==> flow/design.v <==
module averager
    #(parameter int
        power = 8,  
        N = 12)     
    (
        input logic clk,
        reset,
        EN,
        input logic [N-1:0] Din,    
        output logic [N-1:0] Q      
    );
    logic [N-1:0] REG_ARRAY [2**power:1];
    logic [power+N-1:0] sum;
    assign Q = sum[power+N-1:power];
    always_ff @(posedge clk) begin
        if (reset) begin
            sum <= 0;
            for (int j = 1; j <= 2**power; j++) begin
                REG_ARRAY[j] <= 0;
            end
        end
        else if (EN) begin
            sum <= sum + Din - REG_ARRAY[2**power];
            for (int j = 2**power; j > 1; j--) begin
                REG_ARRAY[j] <= REG_ARRAY[j-1];
            end
            REG_ARRAY[1] <= Din;
        end
    end
endmodule
module adc_processing #(
    parameter int SCALING_FACTOR = 310866,
    parameter int SHIFT_FACTOR   = 19,
    parameter int NEGATIVE_FACTOR = 12
) (
    input  logic        clk,
    input  logic        reset,
    input  logic        ready,
    input  logic [15:0] data,
    output logic [15:0] ave_data,
    output logic [15:0] scaled_adc_data
);
    localparam int SCALING_FACTOR_WIDTH = $clog2(SCALING_FACTOR) + 1;
    localparam int INTERMEDIATE_WIDTH = 16 + SCALING_FACTOR_WIDTH;
    logic [INTERMEDIATE_WIDTH-1:0] scaled_adc_data_temp; 
    logic [15:0] scaled_adc_data_pipe;
    averager #(
        .power(8),  
        .N(16)      
    ) AVERAGER (
        .reset(reset),
        .clk(clk),
        .EN(ready),
        .Din(data),
        .Q(ave_data)
    );
    always_ff @(posedge clk) begin
        if (reset) begin
            scaled_adc_data <= 0;
            scaled_adc_data_temp <= 0;
            scaled_adc_data_pipe <= 0;
        end
        else if (ready) begin
            scaled_adc_data_temp <= ave_data * SCALING_FACTOR;             
            scaled_adc_data_pipe <= scaled_adc_data_temp >> SHIFT_FACTOR;  
            scaled_adc_data      <= scaled_adc_data_pipe - 12;             
        end                                                
    end                                                    
endmodule
From RTL to reports: adc_processing

Tool output for the design above before and after an edit, in the order of the flow.
Lines under "before" count in the file above, lines under "after" in the edited file.
"change": "after" minus "before" as printed here. "relative change": 100 x difference / "before".
Operators: Yosys type, input widths -> output width; for muxes data width and select width s.
Cell names lack the library's common part.
The mark n/a stands for no value.

Top module: adc_processing
Clock input: clk
Library: sky130hd
Timing corner: tt_025C_1v80

Edit of the RTL

The edit as a unified diff against the file above.
This change comes from a script, not from a designer. The edited design behaves differently; no optimisation was intended.

```diff
@@ -14,11 +14,5 @@
     assign Q = sum[power+N-1:power];
     always_ff @(posedge clk) begin
-        if (reset) begin
-            sum <= 0;
-            for (int j = 1; j <= 2**power; j++) begin
-                REG_ARRAY[j] <= 0;
-            end
-        end
-        else if (EN) begin
+        if (EN) begin
             sum <= sum + Din - REG_ARRAY[2**power];
             for (int j = 2**power; j > 1; j--) begin
```

After elaboration

Source: Yosys, flattened and elaborated. Widths are those after wreduce; folded enables and synchronous resets count as part of the registers. Registers that Yosys merges into a memory's read port (data or address) are not register bits. Print and check cells do not count. Equal cells are merged and count once.

Word-level totals:

| what                            | before | after | change | relative change (%) |
| register bits                   | 4,186  | 4,186 | 0      | 0.00 |
| latch bits                      | 0      | 0     | 0      | n/a |
| memory bits (writable)          | 0      | 0     | 0      | n/a |
| bits in read-only memories      | 0      | 0     | 0      | n/a |
| clocked read ports x word width | 0      | 0     | 0      | n/a |
| memories kept                   | 0      | 0     | 0      | n/a |
| input port bits                 | 19     | 19    | 0      | 0.00 |
| output and inout bits           | 32     | 32    | 0      | 0.00 |
| elaborated cells                | 264    | 264   | 0      | 0.00 |

Operators by class:

| what                             | before | after | change | relative change (%) |
| $add $sub $neg                   | 3      | 3     | 0      | 0.00 |
| multipliers                      | 1      | 1     | 0      | 0.00 |
| divide/modulo/power cells        | 0      | 0     | 0      | n/a |
| magnitude comparators            | 0      | 0     | 0      | n/a |
| equal/unequal tests              | 0      | 0     | 0      | n/a |
| shifts and indexed selects       | 0      | 0     | 0      | n/a |
| mux-type cells                   | 0      | 0     | 0      | n/a |
| bitwise gates (word level)       | 0      | 0     | 0      | n/a |
| reductions and logical operators | 0      | 0     | 0      | n/a |

Operator list:

| kind                   | before | after | change | relative change (%) |
| $add 24x16->24         | 1      | 1     | 0      | 0.00 |
| $mul 16x18->34 const B | 1      | 1     | 0      | 0.00 |
| $sub 16x4->16 const B  | 1      | 1     | 0      | 0.00 |
| $sub 24x16->24         | 1      | 1     | 0      | 0.00 |

Longest topological paths

Depth = most cells in a row (Yosys ltp): at word level without a register or memory, in the mapped netlist without a sequential cell, where the memories' decode and read muxes count.

Logic depth:

| what                          | before | after | change | relative change (%) |
| depth in word-level cells     | 2      | 2     | 0      | 0.00 |
| ABC_AREA                      | 0      | 0     | n/a    | n/a |
| mapped depth                  | 18     | 20    | +2     | +11.11 |
| gate-level depth less buffers | 18     | 19    | +1     | +5.56 |

After synthesis

Yosys stat after the flow's synthesis: flattened, memories mapped to cells. It holds for the ABC_AREA given above (unset counts as 0); a run with the other value may have another netlist.

Synthesis totals:

| what                                | before    | after     | change    | relative change (%) |
| mapped cells                        | 14,248    | 5,064     | -9,184    | -64.46 |
| cell area after synthesis (sq um)   | 151,392.7 | 132,241.8 | -19,150.9 | -12.65 |
| sequential part of the area (sq um) | 83,440.0  | 124,679.6 | +41,239.6 | +49.42 |
| flip-flops                          | 4,168     | 4,168     | 0         | 0.00 |
| buffers                             | 954       | 34        | -920      | -96.44 |

Cell types:

| type     | before | after | change | relative change (%) |
| dfxtp_1  | 4,168  | 48    | -4,120 | -98.85 |
| edfxtp_1 | 0      | 4,120 | +4,120 | n/a |
| mux2i_1  | 4,131  | 24    | -4,107 | -99.42 |
| nor2_1   | 4,171  | 70    | -4,101 | -98.32 |
| clkbuf_1 | 677    | 12    | -665   | -98.23 |
| buf_1    | 132    | 0     | -132   | -100.00 |
| buf_2    | 129    | 0     | -129   | -100.00 |
| o21ai_0  | 26     | 15    | -11    | -42.31 |
| a211oi_1 | 21     | 10    | -11    | -52.38 |
| o21ai_1  | 12     | 2     | -10    | -83.33 |
| xnor2_1  | 21     | 29    | +8     | +38.10 |
| nand2_1  | 39     | 32    | -7     | -17.95 |
| xor2_1   | 15     | 8     | -7     | -46.67 |
| a21oi_1  | 52     | 47    | -5     | -9.62 |
| o21bai_1 | 4      | 9     | +5     | +125.00 |
| nand3_1  | 13     | 17    | +4     | +30.77 |
| o22ai_1  | 5      | 1     | -4     | -80.00 |
| buf_4    | 16     | 19    | +3     | +18.75 |

The list need not be complete.
By module: a second synthesis without flattening, with its own total; a netlist apart from the flattened one above.

Second synthesis, totals:

| what                                    | before    | after     | change    | relative change (%) |
| cell total of the unflattened synthesis | 14,279    | 5,105     | -9,174    | -64.25 |
| area (unflattened synthesis) (sq um)    | 151,863.1 | 132,487.1 | -19,376.0 | -12.76 |

Each row is one instance without its submodules.

Modules, before:

| module         | instances | cells  | area (sq um) | sequential area (sq um) |
| averager       | 1         | 13,565 | 145,064.1    | 82,479.1 |
| adc_processing | 1         | 714    | 6,799.0      | 960.9 |

Modules, after:

| module         | instances | cells | area (sq um) | sequential area (sq um) |
| averager       | 1         | 4,401 | 125,733.1    | 123,718.7 |
| adc_processing | 1         | 704   | 6,754.0      | 960.9 |

Timing after synthesis

Source: OpenSTA report_checks on the synthesized netlist (no wires, ideal clock, input and output delay 20% of the period each), path of least setup slack; recovery checks are left aside. Register names are those of the netlist, which keeps one name where synthesis merged equal registers.

Path post-synthesis:

| what                              | before                            | after                             | change | relative change (%) |
| path kind                         | register to register              | register to register              | n/a    | n/a |
| start point                       | register AVERAGER.sum[13]         | register AVERAGER.sum[13]         | n/a    | n/a |
| end point                         | register scaled_adc_data_temp[28] | register scaled_adc_data_temp[33] | n/a    | n/a |
| period (ps)                       | 10,000                            | 10,000                            | 0      | 0.00 |
| setup time (ps)                   | 128                               | 123                               | -5     | n/a |
| launch time at the first pin (ps) | 0                                 | 0                                 | 0      | n/a |
| arrival (ps)                      | 5,534                             | 5,667                             | +133   | +2.40 |
| data required time (ps)           | 9,872                             | 9,877                             | +5     | +0.05 |
| setup slack (ps)                  | 4,338                             | 4,210                             | -128   | n/a |
| path delay (ps)                   | 5,662                             | 5,790                             | +128   | +2.26 |
| driving pins on the path          | 19                                | 20                                | +1     | +5.26 |
| path buffers                      | 0                                 | 0                                 | 0      | n/a |
| synthesis period reached (ps)     | 5,662                             | 5,790                             | +128   | +2.26 |

"path delay" is the arrival time less input delay plus setup time.
"driving pins on the path": output pins that drive a net of the path, with the launching flip-flop's if there is one; two outputs of one cell count as two.
"synthesis period reached" = period - worst setup slack (recovery checks aside). The figure is calculated, with input and output delays left at 20% of the set period.
Between the ends stands the longest chain of elaborated cells between them, by number of cells; it is not shown to be the way that was timed. Of several equally long chains one is given.
Each line given opens the expression or statement behind the cell; cells for indexed reads and writes are added by Yosys, which also makes memories of some case tables.

On the way, post-synthesis, before:
Cell sequence: dfxtp_1 -> fa_1 -> xor2_1 -> ha_1 -> or2_2 -> fa_1 -> fa_1 -> fa_1 -> inv_1 -> fa_1 -> inv_1 -> ha_1 -> and2_2 -> a2111o_1 -> a31o_1 -> o221a_4 -> a221oi_2 -> xor2_1 -> o21ai_1
Length of the longest elaborated chain: 1
Elaborated cells between the ends (all ways): 1
RTL lines with such cells: 1
Classes of those cells: mul (1)

Ends and longest elaborated chain, post-synthesis, before:

| what               | RTL line | text |
| start: declaration | 13       | `logic [power+N-1:0] sum;` |
| start: assignment  | 17       | `sum <= 0;` |
| start: assignment  | 23       | `sum <= sum + Din - REG_ARRAY[2**power];` |
| $mul 16x18->34     | 64       | `scaled_adc_data_temp <= ave_data * SCALING_FACTOR;` |
| end: assignment    | 60       | `scaled_adc_data_temp <= 0;` |
| end: assignment    | 64       |  |

On the way, post-synthesis, after:
Cell sequence: edfxtp_1 -> fa_1 -> inv_1 -> fa_1 -> inv_1 -> fa_1 -> fa_1 -> fa_1 -> inv_1 -> fa_1 -> inv_1 -> ha_1 -> inv_1 -> nor2_1 -> o31ai_1 -> a31o_4 -> a21oi_4 -> o311ai_4 -> a2111oi_2 -> a311o_2
Length of the longest elaborated chain: 1
Elaborated cells between the ends (all ways): 1
RTL lines with such cells: 1
Classes of those cells: mul (1)

Ends and longest elaborated chain, post-synthesis, after:

| what               | RTL line | text |
| start: declaration | 13       | `logic [power+N-1:0] sum;` |
| start: assignment  | 17       | `sum <= sum + Din - REG_ARRAY[2**power];` |
| $mul 16x18->34     | 58       | `scaled_adc_data_temp <= ave_data * SCALING_FACTOR;` |
| end: assignment    | 54       | `scaled_adc_data_temp <= 0;` |
| end: assignment    | 58       |  |

Timing after layout

From the final timing report of each run of set A: the path of least setup slack in the routed layout; clock arrival at registers is part of the times.
The report prints the path's times to 10 ps; the period is as set.

Path after layout:

| what                              | before                            | after                             | change | relative change (%) |
| path kind                         | register to register              | register to register              | n/a    | n/a |
| start point                       | register AVERAGER.sum[12]         | register AVERAGER.sum[12]         | n/a    | n/a |
| end point                         | register scaled_adc_data_temp[22] | register scaled_adc_data_temp[33] | n/a    | n/a |
| period (ps)                       | 6,290                             | 6,290                             | 0      | 0.00 |
| setup time (ps)                   | 90                                | 50                                | -40    | n/a |
| launch time at the first pin (ps) | 900                               | 860                               | -40    | -4.44 |
| arrival (ps)                      | 6,560                             | 6,840                             | +280   | +4.27 |
| data required time (ps)           | 7,120                             | 7,120                             | 0      | 0.00 |
| setup slack (ps)                  | 560                               | 280                               | -280   | n/a |
| driving pins on the path          | 19                                | 20                                | +1     | +5.26 |
| path buffers                      | 0                                 | 0                                 | 0      | n/a |

Between the ends stands the longest chain of elaborated cells between them, by number of cells; it is not shown to be the way that was timed. Of several equally long chains one is given.

On the way, after layout, before:
Cell sequence: dfxtp_1 -> fa_1 -> inv_1 -> fa_1 -> inv_1 -> fa_1 -> fa_1 -> fa_1 -> inv_1 -> fa_1 -> inv_1 -> ha_1 -> o21ai_0 -> a21oi_1 -> o2111ai_1 -> a21oi_1 -> a211oi_1 -> or4b_2 -> o311ai_1
Length of the longest elaborated chain: 1
Elaborated cells between the ends (all ways): 1
RTL lines with such cells: 1
Classes of those cells: mul (1)

Ends and longest elaborated chain, after layout, before:

| what               | RTL line | text |
| start: declaration | 13       | `logic [power+N-1:0] sum;` |
| start: assignment  | 17       | `sum <= 0;` |
| start: assignment  | 23       | `sum <= sum + Din - REG_ARRAY[2**power];` |
| $mul 16x18->34     | 64       | `scaled_adc_data_temp <= ave_data * SCALING_FACTOR;` |
| end: assignment    | 60       | `scaled_adc_data_temp <= 0;` |
| end: assignment    | 64       |  |

On the way, after layout, after:
Cell sequence: edfxtp_1 -> fa_1 -> inv_1 -> fa_1 -> inv_1 -> fa_1 -> fa_1 -> fa_1 -> inv_1 -> fa_1 -> inv_1 -> ha_1 -> nand4_2 -> nor3_1 -> nor2_1 -> a31o_4 -> a21oi_4 -> o311ai_4 -> a2111oi_2 -> a311o_2
Length of the longest elaborated chain: 1
Elaborated cells between the ends (all ways): 1
RTL lines with such cells: 1
Classes of those cells: mul (1)

Ends and longest elaborated chain, after layout, after:

| what               | RTL line | text |
| start: declaration | 13       | `logic [power+N-1:0] sum;` |
| start: assignment  | 17       | `sum <= sum + Din - REG_ARRAY[2**power];` |
| $mul 16x18->34     | 58       | `scaled_adc_data_temp <= ave_data * SCALING_FACTOR;` |
| end: assignment    | 54       | `scaled_adc_data_temp <= 0;` |
| end: assignment    | 58       |  |

Layout results

Both versions went through the flow (Yosys, OpenROAD) with the same settings in each pair. Constraints: input delay and output delay 20% of the set period each, output load 0.01 pF.

Flow settings, set A:
CORE_UTILIZATION: 50
PLACE_DENSITY: 0.6
period_ns: 6.29
CAP_MARGIN: 20
CORE_MARGIN: 2
SLEW_MARGIN: 20

Measured results, set A:

| what                                   | before    | after     | change    | relative change (%) |
| netlist area reported by Yosys (sq um) | 151,392.7 | 132,241.8 | -19,150.9 | -12.65 |
| overall die area (sq um)               | 307,204.0 | 268,614.0 | -38,590.0 | -12.56 |
| utilization after routing (%)          | 56.2      | 57.2      | +1.0      | n/a |
| setup slack of the worst path (ps)     | 559       | 280       | -279      | n/a |
| final worst hold slack (ps)            | 439       | 387       | -52       | n/a |

Flow settings, set B:
ABC_AREA: 1
CORE_UTILIZATION: 60
CTS_CLUSTER_SIZE: 26
GPL_ROUTABILITY_DRIVEN: 1
GPL_TIMING_DRIVEN: 1
MIN_ROUTING_LAYER: met1
PLACE_DENSITY_LB_ADDON: 0.15
SETUP_SLACK_MARGIN: 1.19
SLEW_MARGIN: 35
TNS_END_PERCENT: 40
period_ns: 6.47
CAP_MARGIN: 20
CORE_MARGIN: 2

Measured results, set B:

| what                                   | before    | after     | change    | relative change (%) |
| netlist area reported by Yosys (sq um) | 150,180.3 | 133,215.3 | -16,965.0 | -11.30 |
| overall die area (sq um)               | 254,318.0 | 225,810.0 | -28,508.0 | -11.21 |
| utilization after routing (%)          | 66.1      | 68.7      | +2.6      | n/a |
| setup slack of the worst path (ps)     | 1,413     | 1,410     | -3        | n/a |
| final worst hold slack (ps)            | 424       | 371       | -53       | n/a |
